==> flow/design.v <==
`timescale 1ns / 1ps
module ted
(
	input         clk,				 
	input         reset,
	input  [15:0] addr_in,
	output [15:0] addr_out,
	input   [7:0] data_in,
	output  [7:0] data_out,
	input         rw,
	output        cpuclk,			 
	output  [6:0] color,				 
	output        csync,
	output reg    hsync,
	output reg    vsync,
	output reg    hblank,
	output reg    vblank_out,
	input         wide,
	output        ce_pix,
	output        irq,
	output        ba,
	output reg    cs_io,
	output reg    cs_ram,
	output reg    cs0,
	output reg    cs1,
	output reg    aec,
	output  [4:0] snd,
	output        pal,
	input   [7:0] k,
	input   [1:0] tvmode,
	output        cpuenable			 
);
parameter TIMER1LO=6'h00;
parameter TIMER1HI=6'h01;
parameter TIMER2LO=6'h02;
parameter TIMER2HI=6'h03;
parameter TIMER3LO=6'h04;
parameter TIMER3HI=6'h05;
parameter CONTROL1=6'h06;
parameter CONTROL2=6'h07;
parameter KEYLATCH=6'h08;
parameter IRQ		=6'h09;
parameter IRQEN	=6'h0A;
parameter RASTER	=6'h0B;
parameter CURPOSHI=6'h0C;
parameter CURPOSLO=6'h0D;
parameter CH1FREQLO=6'h0E;
parameter CH2FREQLO=6'h0F;
parameter CH2FREQHI=6'h10;
parameter SOUNDCTRL=6'h11;
parameter BMAPBASE=6'h12;
parameter CHARBASE=6'h13;
parameter VIDEOBASE=6'h14;
parameter BGCOLOR0=6'h15;
parameter BGCOLOR1=6'h16;
parameter BGCOLOR2=6'h17;
parameter BGCOLOR3=6'h18;
parameter EXCOLOR=6'h19;
parameter CHARPOSRELOADHI=6'h1A;
parameter CHARPOSRELOADLO=6'h1B;
parameter VSCANPOSHI=6'h1C;
parameter VSCANPOSLO=6'h1D;
parameter HSCANPOS=6'h1E;
parameter FLASH_VERTSUB=6'h1F;
parameter ROMEN=6'h3E;
parameter RAMEN=6'h3F;
localparam IDLE=3'b000,THALT1=3'b001,THALT2=3'b010,THALT3=3'b011,TDMA=3'b100;
reg [2:0] dma_state,dma_nextstate;			 
reg [15:0] timer1,timer1_reload;													 
reg [15:0] timer2;																			 
reg [15:0] timer3;																			 
reg test,ecm,bmm,den,rsel;										 
reg [2:0] yscroll;																				 
reg bmm_reg,ecm_reg;																	 
reg reverse,stop,mcm,csel;									          
reg [2:0] xscroll;																				 
reg reverse_reg,mcm_reg;																 
reg [7:0] keylatch;																			 
reg Cnt1Irq,Cnt2Irq,Cnt3Irq,RasterIrq;
wire LPIrq=1'b1;				 
reg enCnt1Irq,enCnt2Irq,enCnt3Irq,enRasterIrq;
wire enLPIrq=1'b0; 	 
reg [8:0] RasterCmp;																			 
reg [9:0] CursorPos;																			 
reg [9:0] Ch1Freq;																			 
reg [9:0] Ch2Freq;																			 
reg damode,ch2noise,ch2en,ch1en;										 
reg [3:0] volume;																				 
reg [2:0] bmapbase;																			 
reg charrom;																						 
reg [5:0] charbase;																			 
reg clkmode;																						 
reg [4:0] vmbase;																				 
reg [6:0] bgcolor0,bgcolor1,bgcolor2,bgcolor3,excolor;	 
reg [9:0] CharPosReload;																	 
reg [8:0] vcounter;							   											 
reg [8:0] hcounter;							   											 
reg [4:0] FlashCount;																			 
reg [2:0] VertSubCount;																		 
reg [7:0] refreshcounter;
reg refresh;
reg [3:0] phicounter;				    			 
reg phi;												 
reg singleclock;									 
reg [8:0] hcounter_next;
reg [8:0] vcounter_next;
reg [8:0] videoline;								 
reg [7:0] dataout_reg;							 
reg [7:0] data_in_reg;									 
reg [5:0] addr_in_reg;									 
reg [6:0] colorreg;								 
reg ramen;											 
reg t1stop,t2stop,t3stop;			 
reg resetRasterIrq, resetCnt1Irq,resetCnt2Irq,resetCnt3Irq;  
reg RasterIrqDone;									 
reg enabledisplay;									 
reg badline2;										 
reg ext_fetch;										 
reg char_fetch;										 
reg dma_window;										 
reg char_window;									 
reg inc_flashcount_window;						 
reg inc_vertsub_window;							 
reg inc_vertline_window;							 
reg hpos_0,hpos_8,hpos_154,hpos_172,hpos_288,hpos_295,hpos_296,hpos_303,hpos_304;
reg hpos_312,hpos_320,hpos_336,hpos_343,hpos_348,hpos_352,hpos_359,hpos_380,hpos_382;
reg hpos_384,hpos_391,hpos_392,hpos_400,hpos_407,hpos_424,hpos_431,hpos_432,hpos_440,hpos_1,hpos_321;
reg inc_charpos;									 
reg [15:0] addr_out_reg;								 
reg [15:0] tedaddress;									 
reg datahold;										 
reg VertSubActive;									 
reg tedwrite_delay;								 
reg csyncreg,palreg,equalization,eq1,eq2;		 
reg [9:0] videocounter;							 
reg inc_videocounter;								 
reg [9:0] videocounter_reload;				 
reg [9:0] CharPosition;							 
reg CharPosLatch;									 
reg latch_window;									 
reg latch_charposition;							 
reg [7:0] attr_buf [0:39];								 
reg [7:0] char_buf [0:39];								 
reg [7:0] nextchar,currentchar,waitingchar,pixelchar;	 
reg [7:0] nextattr,currentattr,waitingattr,pixelattr;	
reg [7:0] nextpixels,currentpixels,waitingpixels;
reg [7:0] pixelshiftreg;							 
reg [5:0] shiftcount;								 
reg verticalscreen;								 
reg widescreen,narrowscreen;				 
reg videoshift;										 
reg nextcursor,currentcursor,waitingcursor;   
reg [6:0] pixelcolor;									 
reg doubleshift;									 
reg dotfetch;												 
reg dotfetch_reg;									 
reg [2:0] xscroll_latch;							 
reg [2:0] yscroll_latch;							 
reg vblank;							 
reg refresh_inc;									 
reg stopreg;											 
reg [1:0] audiocycle;								 
reg [9:0] ch1count,ch2count;			 
reg ch1state,ch2state;						 
reg ch1stateclk_prev,ch2stateclk_prev;
reg [7:0] noisegen;								 
reg [4:0] digivolume;								 
reg [17:0] watchdog_ch1,watchdog_ch2;	 
integer i;
integer j;
integer n;
wire dphi;													 
wire [8:0] EOS,VS_START,VS_STOP,EQ_START,EQ_STOP,VBLANK_START,VBLANK_STOP;		 
wire tick8;													 
wire blanking;												 
wire lowrom,highrom;										 
wire irqpos;												 
wire io,tedreg,tedwrite;								 
wire badline;												 
wire attr_fetch_line;									 
wire tedlatch;												 
wire [7:0] charpointer,attrpointer;
wire multicolor;											 
wire pixelscreen;											 
wire ch1clk,ch2clk;										 
wire ch1stateclk,ch2stateclk;							 
wire ch1audio,ch2audio;									 
wire noise;													 
wire watchdog_ch1max,watchdog_ch2max;				 
wire cycle_end=(phicounter==15)?1'b1:1'b0;				 
wire single_cycle_end=(cycle_end & phi)?1'b1:1'b0;	 
always @(posedge clk) begin									 
	phicounter<=phicounter+1'd1;
	if(reset) begin								 
		phicounter<=4'b0;
	end
end
assign cpuclk = singleclock?phi:dphi;						 
assign dphi = phicounter[3];									 
assign cpuenable=(single_cycle_end)?1'b1:					 
						(cycle_end && !singleclock)?1'b1:
						1'b0;
always @(posedge clk) begin									 
	if (cycle_end)	phi<=~phi;											
	if(reset) begin								 
		phi<=1'b0;
	end
end
always @(posedge clk)											 
	begin
	if(single_cycle_end)											 
		singleclock<=((enabledisplay & ext_fetch) | refresh | clkmode | stop);		 
		if(reset) begin								 
		singleclock<=1'b0;
	end
end
always @(posedge clk)
	begin
	if(single_cycle_end)
		stopreg<=stop;
		if(reset) begin								 
		stopreg<=1'b0;
	end
end
always @(posedge clk)											 
	begin
	if(hpos_296)
		ext_fetch<=0;
	else if(hpos_400)
		ext_fetch<=1;
		if(reset) begin								 
		ext_fetch<=1'b0;
	end
end
assign attr_fetch_line=(videoline>=0 && videoline<203);
always @(posedge clk)											 
	begin
	if(hpos_336)
		refresh<=0;
	else if(hpos_296)
		refresh<=1;
		if(reset) begin								 
		refresh<=1'b0;
	end
end
always @(posedge clk)											 
	begin
	if(hpos_343)
		refresh_inc<=0;
	else if(hpos_303)
		refresh_inc<=1;
		if(reset) begin								 
		refresh_inc<=1'b0;
	end
end
always @(posedge clk)
	begin
		if(single_cycle_end & (refresh_inc|stopreg))
					refreshcounter<=refreshcounter+1'd1;
		else	if(hpos_431 & (videoline==0|refresh_inc|stopreg))
			refreshcounter<=8'h00;
		if(reset) begin								 
		refreshcounter<=8'h00;
	end
end
assign tick8=(phicounter[1:0]==3)?1'b1:1'b0;  
assign ce_pix = tick8;
always @(posedge clk)
	begin
		hcounter<=hcounter_next;
		vcounter<=vcounter_next;
		if(hpos_392)
			videoline<=vcounter;
		if(reset) begin								 
		hcounter<=9'b0;
		vcounter<=9'b0;
		videoline<=9'b0;
	end
end
always @*									 
	begin
	hcounter_next=hcounter;
		if (tedlatch & addr_in_reg[5:0]==HSCANPOS)								 
			begin
				hcounter_next=hcounter+1'd1;
				hcounter_next[8:3]=~data_in_reg[7:2];		 
			end
		else if (tick8 & ~stopreg)
			begin
				if (hcounter==9'd455)
					hcounter_next=9'd0;
				else
					hcounter_next=hcounter+1'd1;
			end
	end
always @*									 
	begin
	vcounter_next=vcounter;
		if(tedwrite & addr_in[5:1]==5'b01110)								 
			begin
			if(addr_in[0]==0)
				vcounter_next={data_in[0],vcounter[7:0]};
			else vcounter_next={vcounter[8],data_in};
			end
		else if(inc_vertline_window & single_cycle_end)
				begin
					if (vcounter==EOS)
							vcounter_next=0;
					else	vcounter_next=vcounter+1'd1;
				end
	end
always @(posedge clk)
	begin
	if(hpos_384)
		inc_vertline_window<=1;
	else if (single_cycle_end)
		inc_vertline_window<=0;
		if(reset) begin								 
		inc_vertline_window<=1'b0;
	end
end
always @(posedge clk) begin
	if(tedwrite)												 
		begin
		if (addr_in[5:0]==TIMER1LO)
			begin
				timer1[7:0]<=data_in;
				timer1_reload[7:0]<=data_in;
				t1stop<=1;
			end
		if (addr_in[5:0]==TIMER1HI)
			begin
				timer1[15:8]<=data_in;
				timer1_reload[15:8]<=data_in;
				t1stop<=0;
			end
		end
	if(phicounter==7 && ~phi & ~t1stop & ~stopreg)			 
		begin															
		if(timer1==0)											
			timer1<=timer1_reload-1'd1;
		else
			timer1<=timer1-1'd1;
		end
	if(reset) begin
		t1stop <= 1;
		timer1 <= 16'hFFFF;
	end
	if(reset) begin								 
		timer1_reload<=16'b0;
	end
end
always @(posedge clk) begin
	if(tedwrite)													 
		begin
		if (addr_in[5:0]==TIMER2LO)
			begin
				timer2[7:0]<=data_in;
				t2stop<=1;
			end
		if (addr_in[5:0]==TIMER2HI)
			begin
				timer2[15:8]<=data_in;
				t2stop<=0;
			end
		end
	else if(phicounter==15 && phi==0 && t2stop==0 && stopreg==0)		 
	begin
		timer2<=timer2-1'd1;
	end
	if(reset) begin
		t2stop <= 1;
		timer2 <= 16'hFFFF;
	end
end
always @(posedge clk) begin
	if(tedwrite)
		begin
		if (addr_in[5:0]==TIMER3LO)							 
			begin
				timer3[7:0]<=data_in;
				t3stop<=1;
			end
		if (addr_in[5:0]==TIMER3HI)
			begin
				timer3[15:8]<=data_in;
				t3stop<=0;
			end
		end
	if(phicounter==7 && phi==1 && t3stop==0 && stopreg==0)				 
		begin
		timer3<=timer3-1'd1;
		end
	if(reset) begin
		t3stop <= 1;
		timer3 <= 16'hFFFF;
	end
end
assign irqpos=(phicounter==4 & ~phi)?1'b1:1'b0;
always @(posedge clk)
	begin
	if(reset|resetCnt1Irq)
		Cnt1Irq<=0;
	else if(irqpos && timer1==0)
		Cnt1Irq<=1;
	end
always @(posedge clk)
	begin
	if(reset|resetCnt2Irq)
		Cnt2Irq<=0;
	else if(irqpos && timer2==0)
		Cnt2Irq<=1;
	end
always @(posedge clk)
	begin
	if(reset|resetCnt3Irq)
		Cnt3Irq<=0;
	else if(irqpos && timer3==0) 
		Cnt3Irq<=1;
	end
always @(posedge clk)
	begin
	if (reset|resetRasterIrq)
		RasterIrq<=0;
	else	if (RasterCmp==vcounter)
		begin
		if(~RasterIrqDone & tick8)			 
			begin
			RasterIrq<=1;
			RasterIrqDone<=1;
			end
		end
	else RasterIrqDone<=0;
		if(reset) begin								 
		RasterIrqDone<=1'b0;
	end
end
assign irq=~((enCnt1Irq & Cnt1Irq)|(enCnt2Irq & Cnt2Irq)| (enCnt3Irq & Cnt3Irq) | (enRasterIrq & RasterIrq) | (enLPIrq & LPIrq));
always @(posedge clk)
	begin
		if((singleclock & ~phi) | (dma_state==TDMA))
			aec<=0;
		else aec<=1;
		if(reset) begin								 
		aec<=0;
	end
end
assign ba=(dma_state==IDLE)?1'b1:1'b0;
assign badline=((yscroll_latch==videoline[2:0]) & enabledisplay & attr_fetch_line)?1'b1:1'b0;			 
always @(posedge clk)
	begin
	if(inc_vertline_window & single_cycle_end)
		begin
		if(badline)
			badline2<=1;
		else if(badline2)
			badline2<=0;
		end
		if(reset) begin								 
		badline2<=1'b0;
	end
end
always @(posedge clk)										 
	begin
	if(single_cycle_end)
		yscroll_latch<=yscroll;
		if(reset) begin								 
		yscroll_latch<=3'b0;
	end
end
always @(posedge clk)
	begin
	if(videoline==0 && den==1)
		enabledisplay<=1;
	if(videoline==204)
		enabledisplay<=0;
		if(reset) begin								 
		enabledisplay<=1'b0;
	end
end
always @(posedge clk)					 
	begin
	if(videoline==9'd204)
		char_fetch<=0;
	else if(badline2)
		char_fetch<=1;
		if(reset) begin								 
		char_fetch<=1'b0;
	end
end
always @(posedge clk)					 
	begin
	if(hpos_296)
		inc_charpos<=0;
	else if(hpos_432)
		inc_charpos<=1;
		if(reset) begin								 
		inc_charpos<=1'b0;
	end
end
always @(posedge clk)					 
	begin
	latch_charposition<=0;
	if(hpos_288)
		latch_window<=1;
	else if(single_cycle_end & latch_window)
		begin
		latch_window<=0;
		latch_charposition<=1;			 
		end
		if(reset) begin								 
		latch_charposition<=1'b0;
		latch_window<=1'b0;
	end
end
always @(posedge clk)
	begin
	if(hpos_392)
		begin
		if(VertSubCount==6)
			CharPosLatch<=1;				 
		else 
			CharPosLatch<=0;
		end
		if(reset) begin								 
		CharPosLatch<=1'b0;
	end
end
always @(posedge clk)					 
	begin
	if(tedwrite & addr_in[5:0]==CHARPOSRELOADHI)
			CharPosReload[9:8]<=data_in[1:0];
	else if(tedwrite & addr_in[5:0]==CHARPOSRELOADLO)
			CharPosReload[7:0]<=data_in;
	else if(hpos_392 & videoline==EOS)		 
			CharPosReload<=0;
	else if(CharPosLatch & latch_charposition & VertSubActive)				 
			CharPosReload<=CharPosition;
		if(reset) begin								 
		CharPosReload<=10'b0;
	end
end
always @(posedge clk)									 
	begin
	if(hpos_392)											 
		CharPosition<=0;
	else
		begin
		if(hpos_432 & enabledisplay & VertSubActive)										 
			CharPosition<=CharPosReload;
		else if(inc_charpos & single_cycle_end)
			CharPosition<=CharPosition+1'd1;
		end
		if(reset) begin								 
		CharPosition<=10'b0;
	end
end
always @(posedge clk)
	begin
	dma_state<=dma_nextstate;
		if(reset) begin								 
		dma_state<=IDLE;
	end
end
always @*
	begin
	dma_nextstate=dma_state;
	case(dma_state)
	IDLE:		begin	
				if((badline|badline2) & dma_window)
					dma_nextstate=THALT1;
				end
	THALT1:	begin
				if((badline|badline2) & dma_window & single_cycle_end)
					dma_nextstate=THALT2;
				else if (~dma_window | ~(badline|badline2))
					dma_nextstate=IDLE;
				end
	THALT2:	begin
				if((badline|badline2) & dma_window & single_cycle_end)
					dma_nextstate=THALT3;
				else if (~dma_window | ~(badline|badline2))
					dma_nextstate=IDLE;
				end
	THALT3:	begin
				if((badline|badline2) & dma_window & single_cycle_end)
					dma_nextstate=TDMA;
				else if (~dma_window | ~(badline|badline2))
					dma_nextstate=IDLE;
				end
	TDMA:		begin
				if (~dma_window | ~(badline|badline2))
					dma_nextstate=IDLE;
				end
	default:	dma_nextstate=IDLE;
	endcase	
	end
always @(posedge clk)
	begin
	if(hpos_407 & tick8)
		dma_window<=1;
	else if(hpos_295 & tick8)
		dma_window<=0;
		if(reset) begin								 
		dma_window<=1'b0;
	end
end
always @(posedge clk)				 
	begin
	if(enabledisplay)
		begin
		if(hpos_296 | shiftcount==6'd40)
			inc_videocounter<=0;
		else if(hpos_432)
			inc_videocounter<=1;
		end
		if(reset) begin								 
		inc_videocounter<=1'b0;
	end
end
always @(posedge clk)
	begin
	if(hpos_392 & videoline==EOS)	 
		videocounter_reload<=0;
		else if(inc_videocounter && hcounter_next == 9'd432 && tick8)  
		videocounter_reload<=videocounter+1'd1;
	else if(VertSubCount==6 && latch_charposition && enabledisplay)			 
		videocounter_reload<=videocounter;
		if(reset) begin								 
		videocounter_reload<=10'b0;
	end
end	
always @(posedge clk)						 
	begin
	if(enabledisplay)
		begin
		if(hpos_432)
			videocounter<=videocounter_reload;
		else if(inc_videocounter & single_cycle_end)							 
			videocounter<=videocounter+1'd1;
		end
		if(reset) begin								 
		videocounter<=10'b0;
	end
end
always @(posedge clk)
	begin
	if(single_cycle_end)
		begin
		if(inc_videocounter)
			begin
			if(badline)	begin									 
				attr_buf[0]<=data_in;
				end
			else begin
				attr_buf[0]<=attr_buf[39];
				end
			for(i=1;i<40;i=i+1) begin
				attr_buf[i]<=attr_buf[i-1];
				end
			nextattr<=attr_buf[39];
			shiftcount<=shiftcount+1'd1;
			if(((CursorPos==CharPosition) && VertSubActive) || (CursorPos==0 && CharPosition==0))					 
				nextcursor<=1;
			else nextcursor<=0;
			end
		else begin
			nextattr<=0;
			shiftcount<=0;
			end
		end
		if(reset) begin								 
		for(i=0;i<=39;i=i+1) attr_buf[i]<=8'd0;
		nextattr<=8'b0;
		shiftcount<=6'b0;
		nextcursor<=1'b0;
	end
end
always @(posedge clk)
	begin
	if(single_cycle_end)
		begin
		if(inc_videocounter)
			begin
			if(badline2) begin
				char_buf[0]<=data_in;
				nextchar<=data_in;
				end
			else begin
				char_buf[0]<=char_buf[39];
				nextchar<=char_buf[39];
				end
			for(j=1;j<40;j=j+1) begin
				char_buf[j]<=char_buf[j-1];
				end
			end 	
		else begin
			nextchar<=0;
			end
		end
		if(reset) begin								 
		for(i=0;i<=39;i=i+1) char_buf[i]<=8'd0;
		nextchar<=8'b0;
	end
end
always @(posedge clk)							 
	begin
	if(hpos_304)
		char_window<=0;
	else if(hpos_440 & enabledisplay)
		char_window<=1;
		if(reset) begin								 
		char_window<=1'b0;
	end
end
always @(posedge clk)								 
	begin
	if(char_window)
		begin
		if(hpos_440)
			nextpixels<=0;
		else if(cycle_end & ~phi)
			nextpixels<=data_in;
		end
		if(reset) begin								 
		nextpixels<=8'b0;
	end
end
always @(posedge clk)
	begin
	if(hpos_392)					
		inc_vertsub_window<=1;
	else if(single_cycle_end)
		inc_vertsub_window<=0;
	if (hpos_380 & badline)													 
		VertSubActive<=1;
	else if (~enabledisplay)												 
		VertSubActive<=0;
		if(reset) begin								 
		inc_vertsub_window<=1'b0;
		VertSubActive<=1'b0;
	end
end
always @(posedge clk)
		begin
			if(tedwrite && addr_in[5:0]==FLASH_VERTSUB)					 
				VertSubCount<=data_in[2:0];
			else 
				if(inc_vertsub_window & single_cycle_end)					 
						if (videoline==0)											 
							VertSubCount<=3'd7;
						else if(enabledisplay & VertSubActive) 
							VertSubCount<=VertSubCount+1'd1;					 
			if(reset) begin								 
		VertSubCount<=3'b0;
	end
end
always @(posedge clk)
	begin
	if(hpos_348)
		inc_flashcount_window<=1;
	else if(single_cycle_end)
		inc_flashcount_window<=0;
	if(tedwrite && addr_in[5:0]==FLASH_VERTSUB)
			FlashCount[3:0]<=data_in[6:3];
	else if(videoline==205 & inc_flashcount_window & single_cycle_end)
			FlashCount<=FlashCount+1'd1;
		if(reset) begin								 
		inc_flashcount_window<=1'b0;
		FlashCount<=5'b0;
	end
end
always @(hcounter)
	begin
	hpos_0=0;
	hpos_1=0;
	hpos_8=0;
	hpos_154=0;
	hpos_172=0;
	hpos_288=0;
	hpos_295=0;
	hpos_296=0;
	hpos_303=0;
	hpos_304=0;
	hpos_312=0;
	hpos_320=0;
	hpos_321=0;
	hpos_336=0;
	hpos_343=0;
	hpos_348=0;
	hpos_352=0;
	hpos_359=0;
	hpos_380=0;
	hpos_382=0;
	hpos_384=0;
	hpos_391=0;
	hpos_392=0;
	hpos_400=0;
	hpos_407=0;
	hpos_424=0;
	hpos_431=0;
	hpos_432=0;
	hpos_440=0;
	case (hcounter)
				0:		hpos_0=1;				 
				1:    hpos_1=1;
				8:		hpos_8=1;				 
				154:  hpos_154=1;				 
				172:	hpos_172=1;				 
				288:	hpos_288=1;				 
				295:	hpos_295=1;				 
				296:	hpos_296=1;				 
				303:	hpos_303=1;				 
				304:  hpos_304=1;				 
				312:	hpos_312=1;				 
				320: 	hpos_320=1;				 
				321:  hpos_321=1;
				336:  hpos_336=1;				 
				343:	hpos_343=1;				 
				348:	hpos_348=1;				 
				352:	hpos_352=1;				 
				359:	hpos_359=1;				 
				380:	hpos_380=1;
				382:	hpos_382=1;				 
				384:	hpos_384=1;				 
				391: 	hpos_391=1;	
				392:	hpos_392=1;				 
				400:  hpos_400=1;				 
				407:	hpos_407=1;				 
				424:	hpos_424=1;				 
				431:	hpos_431=1;				 
				432:	hpos_432=1;				 
				440:  hpos_440=1;				 
				default:;
	endcase				
end
always @(posedge clk)									 
	begin
		if(rsel==1) begin
			if(videoline==9'd4)					 
				verticalscreen<=1;
			else if (videoline==9'd204)			 
				verticalscreen<=0;
		 end
		else begin
			if(videoline==9'd8)					 
				verticalscreen<=1;
			else if(videoline==9'd200)			 
				verticalscreen<=0;
		end
		if(reset) begin								 
		verticalscreen<=1'b0;
	end
end
always @(posedge clk)									 
	begin
		if(enabledisplay & verticalscreen) 
			begin 
				if(hpos_320 & tick8)
					widescreen<=0;
				else if (hpos_0 & tick8)
					widescreen<=1;
				if(hpos_312 & tick8)
					narrowscreen<=0;
				else if (hpos_8 & tick8)
					narrowscreen<=1;
			end
		if(reset) begin								 
		widescreen<=1'b0;
		narrowscreen<=1'b0;
	end
end
always @(posedge clk)
	begin
	if (hpos_312)
		videoshift<=0;
	else if(enabledisplay & hpos_440)
		videoshift<=1;
		if(reset) begin								 
		videoshift<=1'b0;
	end
end
always @(posedge clk)						 
	begin
	if(hpos_440)
		begin
		waitingattr<=0;
		waitingchar<=0;
		waitingpixels<=0;
		currentattr<=0;
		currentchar<=0;
		currentpixels<=0;
		end
	else if(cycle_end & videoshift)
		begin
		if(phi)
			begin
			currentchar<=nextchar;
			waitingchar<=currentchar;
			currentattr<=nextattr;
			waitingattr<=currentattr;
			waitingpixels<=currentpixels;
			currentcursor<=nextcursor;
			waitingcursor<=currentcursor;
			end
		else if(~phi)
			currentpixels<=nextpixels;
		end
		if(reset) begin								 
		waitingattr<=8'b0;
		waitingchar<=8'b0;
		waitingpixels<=8'b0;
		currentattr<=8'b0;
		currentchar<=8'b0;
		currentpixels<=8'b0;
		currentcursor<=1'b0;
		waitingcursor<=1'b0;
	end
end
wire cursor=(waitingcursor & ~FlashCount[4]);
always @(posedge clk)										 
	begin
	if (single_cycle_end)
		begin
		xscroll_latch<=xscroll;
		ecm<=ecm_reg;
		bmm<=bmm_reg;
		reverse<=reverse_reg;
		mcm<=mcm_reg;
		end
		if(reset) begin								 
		xscroll_latch<=3'b0;
		ecm<=1'b0;
		bmm<=1'b0;
		reverse<=1'b0;
		mcm<=1'b0;
	end
end
always @(posedge clk)										 
	begin
	if(videoshift | widescreen)												 
		begin
		if(tick8)									
			begin
				doubleshift<=~doubleshift;
				if(hcounter[2:0] == xscroll_latch)				 
					begin
					doubleshift<=0;
					if(cursor & ~bmm & ~ecm & ~mcm)		 
						pixelshiftreg<=waitingpixels^8'hFF;
					else pixelshiftreg<=waitingpixels;
					pixelattr<=waitingattr;					 
					pixelchar<=waitingchar;
					end
				else
					begin
					if(~multicolor)
						pixelshiftreg<={pixelshiftreg[6:0],1'b0};
					else if(doubleshift)											 
						pixelshiftreg<={pixelshiftreg[5:0],2'b0};
					end
			end
		end
	else pixelshiftreg<=0;									 
		if(reset) begin								 
		doubleshift<=1'b0;
		pixelshiftreg<=8'b0;
		pixelattr<=8'b0;
		pixelchar<=8'b0;
	end
end
assign pixelscreen=(csel)?widescreen:narrowscreen;					 
assign multicolor= mcm & (ecm | pixelattr[3] | bmm);			 
always @*									 
	begin
	pixelcolor=bgcolor0;
	if(pixelscreen & enabledisplay)
		begin
			if (~bmm & ~ecm) 				 
				begin
				if(~multicolor)					 
					begin
					if((reverse|mcm)?pixelshiftreg[7]:(pixelshiftreg[7]& ~(pixelattr[7] & FlashCount[4]))^pixelchar[7])
						pixelcolor=pixelattr[6:0];
					end
				else 
					begin						 
						case(pixelshiftreg[7:6])
							2'b00:	pixelcolor=bgcolor0;
							2'b01:	pixelcolor=bgcolor1;
							2'b10:	pixelcolor=bgcolor2;
							2'b11:	pixelcolor={pixelattr[6:4],1'b0,pixelattr[2:0]};
						endcase
					end				
				end
			else if (~mcm & ~bmm & ecm)		 
				begin
					if(pixelshiftreg[7])
						pixelcolor=pixelattr[6:0];
					else begin
						case(pixelchar[7:6])
							2'b00:	pixelcolor=bgcolor0;
							2'b01:	pixelcolor=bgcolor1;
							2'b10:	pixelcolor=bgcolor2;
							2'b11:	pixelcolor=bgcolor3;
						endcase
					end	
				end
			else if(~mcm & bmm & ~ecm)			 
				begin
				if(pixelshiftreg[7])
					pixelcolor={pixelattr[2:0],pixelchar[7:4]};
				else pixelcolor={pixelattr[6:4],pixelchar[3:0]};
				end
			else if(mcm & bmm & ~ecm)		  
				begin
				case(pixelshiftreg[7:6])
							2'b00:	pixelcolor=bgcolor0;
							2'b01:	pixelcolor={pixelattr[2:0],pixelchar[7:4]};
							2'b10:	pixelcolor={pixelattr[6:4],pixelchar[3:0]};
							2'b11:	pixelcolor=bgcolor1;
						endcase
				end
			else										 
				begin
				pixelcolor=7'b0;
				end
		end
	else
			pixelcolor=excolor;
	end
always @(posedge clk)						 
	begin
	if (tick8)
		if(~blanking)
		colorreg<=pixelcolor;
		else colorreg<=0;
		if(reset) begin								 
		colorreg<=7'b0;
	end
end
assign pal = !tvmode ? !palreg : tvmode[0];
assign EOS = pal?9'd311:9'd261;					 
assign VS_START = pal?9'd254:9'd229;			 
assign VS_STOP = pal?9'd257:9'd232; 			 
assign EQ_START = pal?9'd251:9'd226;			 
assign EQ_STOP = pal?9'd260:9'd235;				 
assign VBLANK_START = pal?9'd251:9'd226; 		 
assign VBLANK_STOP = pal?9'd269:9'd244;		 
always @(posedge clk)								 
	begin
	csyncreg<=(equalization)?(eq1&eq2)^vsync:hsync;
		if(reset) begin								 
		csyncreg<=1'b0;
	end
end
always @(posedge clk)								 
	begin
	if (videoline==VS_START && hpos_400)
		vsync<=1;
	else if (videoline==VS_STOP && hpos_400)
		vsync<=0;
		if(reset) begin								 
		vsync<=0;
	end
end
always @(posedge clk)								 
	begin
	if(videoline==EQ_START && hpos_400)
		equalization<=1;
	else if (videoline==EQ_STOP && hpos_400)
		equalization<=0;
		if(reset) begin								 
		equalization<=1'b0;
	end
end
always @(posedge clk)								 
	begin
	if(hpos_154)
		eq1<=0;
	else if (hpos_172)
		eq1<=1;
	if(hpos_382)
		eq2<=0;
	else if (hpos_400)
		eq2<=1;
		if(reset) begin								 
		eq1<=1'b1;
		eq2<=1'b1;
	end
end
always @(posedge clk)								 
	begin
	if(hpos_359)
		hsync<=0;
	else if (hpos_391)
		hsync<=1;
		if(reset) begin								 
		hsync<=0;
	end
end
always @(posedge clk) begin							 
	if((wide && hpos_1) || (~wide && hpos_424)) begin										
		if(videoline==VBLANK_STOP) vblank_out<=0;
		hblank<=0;
	end else if((wide && hpos_321) || (~wide && hpos_352)) begin		 
		if(videoline==VBLANK_START) vblank_out<=1;
		hblank<=1;
	end
	if(reset) begin								 
		vblank_out<=0;
		hblank<=0;
	end
end
always @(posedge clk)							 
	begin
	if(videoline==VBLANK_STOP)
		vblank<=0;
	else if(videoline==VBLANK_START)
		vblank<=1;
		if(reset) begin								 
		vblank<=1'b0;
	end
end
assign blanking=hblank|vblank;
assign csync=csyncreg;
assign color=colorreg;
always @(posedge clk)		 
	begin
case (phicounter)			 
	1:		begin	
				cs_io<=1;
				cs_ram<=1;
				cs0<=1;
				cs1<=1;
			end
	7:		if(io) cs_io<=0;
			else if(~tedreg) begin
				cs_ram<=0;
				if(rw & ((~ramen & ~dotfetch_reg) | (charrom & dotfetch_reg ))) begin	 
					cs0<=~lowrom;	          
					cs1<=~highrom;           
					cs_ram<=lowrom|highrom;  
				end
			end
	endcase
	if(reset) begin								 
		cs_io<=1;
		cs_ram<=1;
		cs0<=1;
		cs1<=1;
	end
	end
assign lowrom=(addr_in[15:14]==2'b10);							 
assign highrom=(addr_in[15:14]==2'b11);							 
assign io=(addr_in[15:8]==8'hFD || addr_in[15:8]==8'hFE);	 
assign tedreg=(addr_in[15:6]==10'b1111111100 && (addr_in[5]==0 || addr_in[5:1]==7'b11111));		 
assign addr_out=(~aec)?addr_out_reg:16'hffff;
always @(posedge clk)
	begin
		if(cycle_end)
			begin
			addr_out_reg<=tedaddress;
			dotfetch_reg<=dotfetch;
			end
		if(reset) begin								 
		addr_out_reg<=0;
		dotfetch_reg<=1'b0;
	end
end
assign charpointer=(inc_videocounter)?((badline2)?data_in:char_buf[39]):8'd0;	
always @*
	begin
	tedaddress=16'hffff;
	dotfetch=0;
	if(phi==0)						 
		begin
		if(dma_state==TDMA)
			tedaddress={vmbase,(badline)?1'b0:1'b1,videocounter};				 
		end
	else  
		begin						  
		if(refresh_inc|stopreg)				 
			tedaddress={8'hff,refreshcounter};
		else if(inc_charpos & char_fetch)
			begin
			dotfetch=1;
			if(~bmm)				 
				begin
				tedaddress=(~reverse)?{charbase[5:0],charpointer[6:0],VertSubCount}:{charbase[5:1],charpointer,VertSubCount};
				tedaddress[10:9]=(ecm)?2'b00:tedaddress[10:9];
				end
			else
				tedaddress={bmapbase,CharPosition,VertSubCount};	 
			end
		end
	end
assign tedwrite=tedreg&~rw&cycle_end;		 
assign tedlatch=tedwrite_delay & (phicounter==3);		 
always @(posedge clk)
	begin
		if(tedwrite)
			tedwrite_delay<=1;
		else if (phicounter==3)
			tedwrite_delay<=0;
		if(reset) begin								 
		tedwrite_delay<=1'b0;
	end
end
always @(posedge clk)
	begin
	if(reset) ramen <= 0;
	resetRasterIrq<=1'b0;
	resetCnt1Irq<=1'b0;
	resetCnt2Irq<=1'b0;
	resetCnt3Irq<=1'b0;
	if (tedwrite)											 
		begin
		data_in_reg<=data_in;
		addr_in_reg<=addr_in[5:0];
			case(addr_in[5:0])
				CONTROL1:	 
							begin
							test<=data_in[7];
							ecm_reg<=data_in[6];
							bmm_reg<=data_in[5];
							den<=data_in[4];
							rsel<=data_in[3];
							yscroll<=data_in[2:0];
							end
				CONTROL2:	 
							begin
							reverse_reg<=data_in[7];
							palreg<=data_in[6];
							stop<=data_in[5];
							mcm_reg<=data_in[4];
							csel<=data_in[3];
							xscroll<=data_in[2:0];
							end
				KEYLATCH:	 
							keylatch<=k[7:0];
				IRQ:			 
							begin
							resetCnt3Irq<=data_in[6];
							resetCnt2Irq<=data_in[4];
							resetCnt1Irq<=data_in[3];
							resetRasterIrq<=data_in[1];
							end
				IRQEN:		 
							begin
							enCnt3Irq<=data_in[6];
							enCnt2Irq<=data_in[4];
							enCnt1Irq<=data_in[3];
							enRasterIrq<=data_in[1];
							RasterCmp[8]<=data_in[0];
							end
				RASTER:		 
							RasterCmp[7:0]<=data_in;
				CURPOSHI:	 
							CursorPos[9:8]<=data_in[1:0];
				CURPOSLO:	 
							CursorPos[7:0]<=data_in;
				CH1FREQLO:	 
							Ch1Freq[7:0]<=data_in;
				CH2FREQLO:	 
							Ch2Freq[7:0]<=data_in;
				CH2FREQHI:	 
							Ch2Freq[9:8]<=data_in[1:0];
				SOUNDCTRL:	 
							begin
							damode<=data_in[7];
							ch2noise<=data_in[6];
							ch2en<=data_in[5];
							ch1en<=data_in[4];
							volume<=data_in[3:0];
							end
				BMAPBASE:	 
							begin
							bmapbase<=data_in[5:3];
							charrom<=data_in[2];
							Ch1Freq[9:8]<=data_in[1:0];
							end
				CHARBASE:	 
							begin
							charbase<=data_in[7:2];
							clkmode<=data_in[1];
							end
				VIDEOBASE:	 
							vmbase<=data_in[7:3];
				BGCOLOR0:	 
							bgcolor0<=7'h7f;
				BGCOLOR1:	 
							bgcolor1<=7'h7f;
				BGCOLOR2:	 
							bgcolor2<=7'h7f;
				BGCOLOR3:	 
							bgcolor3<=7'h7f;
				EXCOLOR:		 
							excolor<=7'h7f;
				ROMEN:		ramen<=1'b0;
				RAMEN:		ramen<=1'b1;
				default:;
			endcase
		end
	else if (tedlatch)			 
		case(addr_in_reg[5:0])
				BGCOLOR0:	 
							bgcolor0<=data_in_reg[6:0];
				BGCOLOR1:	 
							bgcolor1<=data_in_reg[6:0];
				BGCOLOR2:	 
							bgcolor2<=data_in_reg[6:0];
				BGCOLOR3:	 
							bgcolor3<=data_in_reg[6:0];
				EXCOLOR:		 
							excolor<=data_in_reg[6:0];
				default:;
		endcase
		if(reset) begin								 
		resetRasterIrq<=0;
		resetCnt1Irq<=0;
		resetCnt2Irq<=0;
		resetCnt3Irq<=0;
		data_in_reg<=0;
		addr_in_reg<=0;
		test<=1'b0;
		ecm_reg<=1'b0;
		bmm_reg<=1'b0;
		den<=1'b0;
		rsel<=1'b0;
		yscroll<=3'b0;
		reverse_reg<=1'b0;
		palreg<=1'b0;
		stop<=1'b0;
		mcm_reg<=1'b0;
		csel<=1'b0;
		xscroll<=3'b0;
		keylatch<=8'hff;
		enCnt3Irq<=1'b0;
		enCnt2Irq<=1'b0;
		enCnt1Irq<=1'b0;
		enRasterIrq<=1'b0;
		RasterCmp<=9'b0;
		CursorPos<=10'b0;
		Ch1Freq<=10'b0;
		Ch2Freq<=10'b0;
		damode<=1'b0;
		ch2noise<=1'b0;
		ch2en<=1'b0;
		ch1en<=1'b0;
		volume<=4'b0;
		bmapbase<=3'b0;
		charrom<=1'b0;
		charbase<=6'b0;
		clkmode<=1'b0;
		vmbase<=5'b0;
		bgcolor0<=7'b0;
		bgcolor1<=7'b0;
		bgcolor2<=7'b0;
		bgcolor3<=7'b0;
		excolor<=7'b0;
	end
end
always @(posedge clk)
	begin
	if(tedreg & rw)
		begin
		if(phicounter==7)										 
			begin
				case(addr_in[5:0])
				TIMER1LO:	 
							dataout_reg<=timer1[7:0];
				TIMER1HI:	 
							dataout_reg<=timer1[15:8];
				TIMER2LO:	 
							dataout_reg<=timer2[7:0];
				TIMER2HI:	 
							dataout_reg<=timer2[15:8];
				TIMER3LO:	 
							dataout_reg<=timer3[7:0];
				TIMER3HI:	 
							dataout_reg<=timer3[15:8];
				CONTROL1:	 
							begin
							dataout_reg[7]<=test;
							dataout_reg[6]<=ecm;
							dataout_reg[5]<=bmm;
							dataout_reg[4]<=den;
							dataout_reg[3]<=rsel;
							dataout_reg[2:0]<=yscroll;
							end
				CONTROL2:	 
							begin
							dataout_reg[7]<=reverse;
							dataout_reg[6]<=~pal;
							dataout_reg[5]<=stop;
							dataout_reg[4]<=mcm;
							dataout_reg[3]<=csel;
							dataout_reg[2:0]<=xscroll;
							end
				KEYLATCH:	 
							begin
							dataout_reg<=keylatch;
							end
				IRQ:			 
							begin
							dataout_reg[7]<=~irq;
							dataout_reg[6]<=Cnt3Irq;
							dataout_reg[4]<=Cnt2Irq;
							dataout_reg[3]<=Cnt1Irq;
							dataout_reg[2]<=LPIrq;			 
							dataout_reg[1]<=RasterIrq;
							end
				IRQEN:		 
							begin
							dataout_reg[6]<=enCnt3Irq;
							dataout_reg[4]<=enCnt2Irq;
							dataout_reg[3]<=enCnt1Irq;
							dataout_reg[2]<=enLPIrq;			 
							dataout_reg[1]<=enRasterIrq;
							dataout_reg[0]<=RasterCmp[8];
							end
				RASTER:		 
							dataout_reg<=RasterCmp[7:0];
				CURPOSHI:	 
							dataout_reg[1:0]<=CursorPos[9:8];
				CURPOSLO:	 
							dataout_reg<=CursorPos[7:0];
				CH1FREQLO:	 
							dataout_reg<=Ch1Freq[7:0];
				CH2FREQLO:	 
							dataout_reg<=Ch2Freq[7:0];
				CH2FREQHI:	 
							begin
							dataout_reg[7]<=1'b0;				 
							dataout_reg[1:0]<=Ch2Freq[9:8];
							end
				SOUNDCTRL:  
							begin
							dataout_reg[7]<=damode;
							dataout_reg[6]<=ch2noise;
							dataout_reg[5]<=ch2en;
							dataout_reg[4]<=ch1en;
							dataout_reg[3:0]<=volume;
							end
				BMAPBASE:   
							begin
							dataout_reg[5:3]<=bmapbase;
							dataout_reg[2]<=charrom;
							dataout_reg[1:0]<=Ch1Freq[9:8];
							end
				CHARBASE:   
							begin
							dataout_reg[7:2]<=charbase;
							dataout_reg[1]<=clkmode;
							dataout_reg[0]<=~ramen;
							end
				VIDEOBASE:  
							dataout_reg[7:3]<=vmbase;
				BGCOLOR0:  
							dataout_reg[6:0]<=bgcolor0;
				BGCOLOR1:  
							dataout_reg[6:0]<=bgcolor1;
				BGCOLOR2:  
							dataout_reg[6:0]<=bgcolor2;
				BGCOLOR3:  
							dataout_reg[6:0]<=bgcolor3;
				EXCOLOR:  
							dataout_reg[6:0]<=excolor;
				CHARPOSRELOADHI:  
							dataout_reg[1:0]<=CharPosReload[9:8];
				CHARPOSRELOADLO:  
							dataout_reg<=CharPosReload[7:0];
				VSCANPOSHI:	 
							dataout_reg[0]<=vcounter[8];
				VSCANPOSLO:  
							dataout_reg<=vcounter[7:0];
				HSCANPOS:	 
							dataout_reg<={hcounter[8:2],1'b0};
				FLASH_VERTSUB:  
							begin
							dataout_reg[6:3]<=FlashCount[3:0];
							dataout_reg[2:0]<=VertSubCount;
							end
				ROMEN:	 
							dataout_reg<=8'h00;
				RAMEN:	 
							dataout_reg<=8'h00;
				default:;
				endcase
			end
		else if(phicounter==10)								 
			datahold<=1;
		end
	if(phicounter==1)
		begin
		datahold<=0;
		dataout_reg<=8'hff;
		end
		if(reset) begin								 
		dataout_reg<=8'hff;
		datahold<=1'b0;
	end
end
assign data_out=(datahold)?dataout_reg:8'hff;
assign snd=(ch1audio ? digivolume : 5'd0)+(ch2audio ? digivolume : 5'd0);  
always @(posedge clk)						 
	begin
	if(single_cycle_end)
		audiocycle<=audiocycle+1'd1;
		if(reset) begin								 
		audiocycle<=2'b0;
	end
end
assign ch1clk=single_cycle_end&(audiocycle==2'b11);		 
assign ch2clk=single_cycle_end&(audiocycle==2'b01);		 
always @(posedge clk)
	begin
	if(ch1clk)
		begin
		if((ch1count==10'h3ff) || damode)
			ch1count<=Ch1Freq+1'd1;
		else	ch1count<=ch1count+1'd1;
		end
		if(reset) begin								 
		ch1count<=10'b0;
	end
end
assign ch1stateclk=(ch1count==10'h3ff)?1'b1:1'b0;
always @(posedge clk)	 
	begin
	ch1stateclk_prev<=ch1stateclk;
	if(damode|watchdog_ch1max)							 
		ch1state<=0;
	else if(~ch1stateclk_prev & ch1stateclk)		 
				ch1state<=~ch1state;						 
		if(reset) begin								 
		ch1stateclk_prev<=1'b0;
		ch1state<=1'b0;
	end
end
assign ch1audio=(ch1en)?~ch1state:1'b0;		 
always @(posedge clk)									 
	begin
	if((~ch1stateclk_prev & ch1stateclk)|watchdog_ch1max)		 
		watchdog_ch1<=0;
	else if(ch1clk)										 
		watchdog_ch1<=watchdog_ch1+1'd1;
		if(reset) begin								 
		watchdog_ch1<=18'b0;
	end
end
assign watchdog_ch1max=(watchdog_ch1==18'd188416)?1'b1:1'b0;	
always @(posedge clk)
	begin
	if(ch2clk)
		begin
		if((ch2count==10'h3ff) || damode)
			ch2count<=Ch2Freq+1'd1;
		else	ch2count<=ch2count+1'd1;
		end
		if(reset) begin								 
		ch2count<=10'b0;
	end
end
assign ch2stateclk=(ch2count==10'h3ff)?1'b1:1'b0;
always @(posedge clk)	 
	begin
	ch2stateclk_prev<=ch2stateclk;
	if(damode)												 
		ch2state<=0;
	else if(~ch2stateclk_prev & ch2stateclk)		 
				ch2state<=~ch2state;						 
		if(reset) begin								 
		ch2stateclk_prev<=1'b0;
		ch2state<=1'b0;
	end
end
assign ch2audio=(ch2en)?~ch2state:noise;		 
always @(posedge clk)									 
	begin
	if((~ch2stateclk_prev & ch2stateclk)|watchdog_ch2max)		 
		watchdog_ch2<=0;
	else if(ch2clk)										 
		watchdog_ch2<=watchdog_ch2+1'd1;
		if(reset) begin								 
		watchdog_ch2<=18'b0;
	end
end
assign watchdog_ch2max=(watchdog_ch2==18'd188416)?1'b1:1'b0;	
always @(posedge clk)
	begin
	if(damode)
		noisegen<=0;
	else if(~ch2stateclk_prev & ch2stateclk)
		begin
		for(n=1;n<8;n=n+1)
			begin
			noisegen[n]<=noisegen[n-1];
			end
		noisegen[0]<=1'b1^noisegen[7]^noisegen[5]^noisegen[4]^noisegen[1];
		end
		if(reset) begin								 
		noisegen<=8'b0;
	end
end
assign noise=(ch2noise)?noisegen[0]:1'b0;		 
always @*								 
	begin
	case (volume)
				0: digivolume=0;
				1: digivolume=1;
				2: digivolume=3;
				3: digivolume=5;
				4: digivolume=7;
				5: digivolume=9;
				6: digivolume=11;
				7: digivolume=13;
		default:	digivolume=15;
	endcase
	end
endmodule
Step by step through the tools: ted
Tool output for the design above, in the order of the flow.
Lines are those of the file above, counted from 1.
Cell names lack the library's common part.
Not given: -
- top: ted
- clock input: clk
- cell library: sky130hd
- corner: tt_025C_1v80

Elaborated design
Source: Yosys, flattened and elaborated. Widths are those after wreduce. Print and check cells do not count. Equal cells are merged and count once.
Memory sizes are those after Yosys's memory passes, which may raise the word count (mostly to a power of two), join words into wider ones and drop unused or constant bits.
- memory bits (writable) at 0
- noted memories: 1
- noted bits in latches: 0
- bits in registers: 1187
- output and inout bits at 52
- ROM bits at 32
- clocked read ports x word width: 4
- word-level cells at 986
- mux-type cells: 249
- reduce/logical cells at 187
- noted $add $sub $neg: 20
- bitwise logic cells at 143
- noted $lt $le $gt $ge: 2
- noted div/mod/pow operators: 0
- shift operators at 0
- noted multiply operators: 0
- equality and inequality tests: 136
- memories (memory ; words ; bits a word ; read ports ; write ports ; RTL line ; text):
    (no name shown) ; 8 ; 4 ; 1 ; 0 ; 1610 ; case (volume)
- operator list (operator ; number):
    8-bit two-way mux ; 36
    9-bit equality test (second input constant) ; 26
    7-bit two-way mux ; 30
    6-bit by 5-bit equality test with 1-bit output (second input constant) ; 22
    1-bit two-way mux ; 113
    2-bit AND reduction ; 45
    9-bit two-way mux ; 10
    7-bit parallel mux with 4-bit select ; 3
    2-bit nonzero test ; 40
    16-bit two-way mux ; 5
    10-bit two-way mux ; 8
    1-bit bitwise AND ; 74
    16-bit by 1-bit subtractor with 16-bit output (second input constant) ; 4
    10-bit by 1-bit adder with 10-bit output (second input constant) ; 6
    1-bit parallel mux with 29-bit select ; 2
    27-bit nonzero test ; 2
    9-bit equality test ; 6
    1-bit parallel mux with 27-bit select ; 2
    3-bit AND reduction ; 17
    16-bit logical NOT ; 3
    6-bit by 4-bit equality test with 1-bit output (second input constant) ; 8
    9-bit by 8-bit equality test with 1-bit output (second input constant) ; 5
    2-bit OR reduction ; 19
    1-bit NOT ; 36
    3-bit two-way mux ; 12
    31-bit nonzero test ; 1
    1-bit parallel mux with 31-bit select ; 1
    10-bit equality test (second input constant) ; 3
Other operator kinds: 67; their cells: 198.

Logic depth
Longest topological path by Yosys (ltp), each cell counted once; first at word level (registers and memories cut), then after technology mapping (sequential cells cut; the memories' decode and read muxes count).
- noted word-level depth: 10
- noted ABC_AREA: 0
- noted mapped depth: 12
- noted gate-level depth less buffers: 10

Mapped cells and area
Source: synth_stat.txt of the flow (Yosys; design flattened, memories mapped). It holds for the ABC_AREA given above (unset counts as 0); a run with the other value may have another netlist.
Totals and module areas in this step are rounded.
- cells in the netlist at 6580
- mapped flip-flops at 1193
- buffer cells at 514
- noted mapped area: 0.0514 sq mm
- cells by type (cell ; number ; total area (sq um)):
    dfxtp_1 ; 1193 ; 2.39E+04
    nand2_1 ; 1869 ; 7.02E+03
    a21oi_1 ; 948 ; 4744.55
    clkbuf_1 ; 452 ; 1.7E+03
    nor2_1 ; 366 ; 1.37E+03
    mux2i_1 ; 121 ; 1.21E+03
    nand3_1 ; 185 ; 925.888
    o21ai_0 ; 145 ; 725.696
    xnor2_1 ; 79 ; 691.914
    a211oi_1 ; 76 ; 570.547
    nor3_1 ; 104 ; 520.499
    ha_1 ; 36 ; 450.432
    mux4_2 ; 20 ; 450.432
    and3_1 ; 69 ; 431.664
    nand4_1 ; 68 ; 425.408
    xor2_1 ; 45 ; 394.128
    a31oi_1 ; 49 ; 306.544
    a32oi_1 ; 34 ; 297.786
Not listed: further types 79, cells in them 721.

Worst setup path after synthesis
Path of least setup slack by OpenSTA after synthesis, without wires, with an ideal clock, recovery checks aside; 20% of the period is set as input and as output delay. Where synthesis merged equal registers, the netlist keeps one of their names.
- kind: input to output
- start point: in tvmode[1]
- end point: out pal
- stages: 2
- clock period at 10.0 ns
- required time: 8.000 ns
- slack: 5.285 ns
- noted delay of the path: 0.715 ns
- noted input delay: 2.000 ns
- noted time at the first pin: 2.000 ns
- arrival: 2.715 ns
- period reached after synthesis: 4.715 ns
"delay of the path" = arrival - input delay + setup time.
At an output port there is no setup time.
"stages": output pins that drive a net of the path, with the launching flip-flop's if there is one; two outputs of one cell count as two.
"period reached after synthesis" = period - worst setup slack (recovery checks aside). The figure is calculated, with input and output delays left at 20% of the set period.
The rows between start and end are the longest chain of elaborated cells between them; the timing report does not say that the signal goes this way. Where chains are equally long, one stands for them.
Each line given opens the expression or statement behind the cell; cells for indexed reads and writes are added by Yosys, which also makes memories of some case tables.
- cell sequence: o21bai_1 clkbuf_1
- cells in the longest elaborated chain: 2
- RTL lines, path after synthesis (element ; RTL line ; text):
    start, declared ; 30 ; input [1:0] tvmode,
    2-bit logical NOT ; 1042 ; assign pal = !tvmode ? !palreg : tvmode[0];
    1-bit two-way mux ; 1042 ;
    end, declared ; 28 ; output pal,

Worst path after layout
Path of least setup slack in the final report of flow run B (OpenROAD, finished layout, wires in). Where an end is a register, its clock arrival counts in the times.
- kind: input to output
- start point: in tvmode[1]
- end point: out pal
- slack: 4.09 ns
- clock period at 10.0 ns
- noted input delay: 2.00 ns
- noted time at the first pin: 2.00 ns
- required time: 8.00 ns
- stages: 3
- arrival: 3.91 ns
The rows between start and end are the longest chain of elaborated cells between them; the timing report does not say that the signal goes this way. Where chains are equally long, one stands for them.
- cell sequence: clkdlybuf4s50_1 o21bai_2 clkdlybuf4s50_1
- cells in the longest elaborated chain: 2
- RTL lines, path after layout (element ; RTL line ; text):
    start, declared ; 30 ; input [1:0] tvmode,
    2-bit logical NOT ; 1042 ; assign pal = !tvmode ? !palreg : tvmode[0];
    1-bit two-way mux ; 1042 ;
    end, declared ; 28 ; output pal,

FLOW RESULTS
============

Flow measurements of ted on sky130hd: 2 stored runs with different settings, listed in no order. Input and output delays are each 20% of the period that was set; the output load is 0.01 pF.
"reached clock period": clock period set for the run, less the worst setup slack. It is reckoned from that one timing run; input and output delays stay at 20% of the period that was set.
"critical setup path time" means the part of the period allowed to the worst setup path (the constraints hold back 20% at inputs and 20% at outputs) less its slack; where the path has registers, the arrival times of their clocks count too.
"power consumption" rests on the timing tool's default activity at the inputs, not on a simulated workload.
Values from the reports are rounded here.

Flow run A

==> flow/run.sh <==
#!/bin/bash
# the make line also repeats the synthesis and layout settings of config.mk as NAME=value (left out here)
make -C /OpenROAD-flow-scripts/flow DESIGN_CONFIG=/design/flow/config.mk WORK_HOME=/design/flow/orfs CLKGATE_MAP_FILE= finish
==> flow/config.mk <==
export PLATFORM = sky130hd
export DESIGN_NAME = ted
export DESIGN_NICKNAME = ted
export VERILOG_FILES = /design/flow/design.v
export SDC_FILE = /design/flow/constraint.sdc
export NUM_CORES = 4
export LEC_CHECK = 0
export ABC_AREA = 0
export CAP_MARGIN = 20
export CELL_PAD_IN_SITES_GLOBAL_PLACEMENT = 0
export CORE_MARGIN = 2
export CORE_UTILIZATION = 40
export CTS_CLUSTER_DIAMETER = 332
export GPL_ROUTABILITY_DRIVEN = 0
export GPL_TIMING_DRIVEN = 0
export HOLD_SLACK_MARGIN = -0.05
export MAX_ROUTING_LAYER = met4
export MIN_ROUTING_LAYER = met2
export SETUP_SLACK_MARGIN = 1.83
export SLEW_MARGIN = 35
==> flow/constraint.sdc <==
create_clock -name core_clock -period 10.0 [get_ports {clk}]
set_input_delay 2.0000 -clock core_clock [delete_from_list [all_inputs] [get_ports {clk}]]
set_output_delay 2.0000 -clock core_clock [all_outputs]
set_load 0.01 [all_outputs]

Flow run A: no results, routing failed with GRT-0116.

Flow run B

==> flow/run.sh <==
#!/bin/bash
# the make line also repeats the synthesis and layout settings of config.mk as NAME=value (left out here)
make -C /OpenROAD-flow-scripts/flow DESIGN_CONFIG=/design/flow/config.mk WORK_HOME=/design/flow/orfs CLKGATE_MAP_FILE= finish
==> flow/config.mk <==
export PLATFORM = sky130hd
export DESIGN_NAME = ted
export DESIGN_NICKNAME = ted
export VERILOG_FILES = /design/flow/design.v
export SDC_FILE = /design/flow/constraint.sdc
export NUM_CORES = 4
export LEC_CHECK = 0
export CAP_MARGIN = 20
export CORE_MARGIN = 2
export CORE_UTILIZATION = 40
export SLEW_MARGIN = 20
==> flow/constraint.sdc <==
create_clock -name core_clock -period 10.0 [get_ports {clk}]
set_input_delay 2.0000 -clock core_clock [delete_from_list [all_inputs] [get_ports {clk}]]
set_output_delay 2.0000 -clock core_clock [all_outputs]
set_load 0.01 [all_outputs]

Measured in flow run B:
- noted the utilization of the finished layout: 45.1 %
- reached clock period: 5.913 ns
- chip area after synthesis (Yosys): 0.0514 sq mm
- power consumption at 0.00979 W
- critical setup path time at 1.91 ns
- worst path kind: input to output
- standard-cell area of the final layout at 0.0575 sq mm
- worst-case hold slack: 0.384 ns
- post-route setup TNS: 0.000 ns
- die outline area: 0.132 sq mm
- lowest setup slack at 4.09 ns
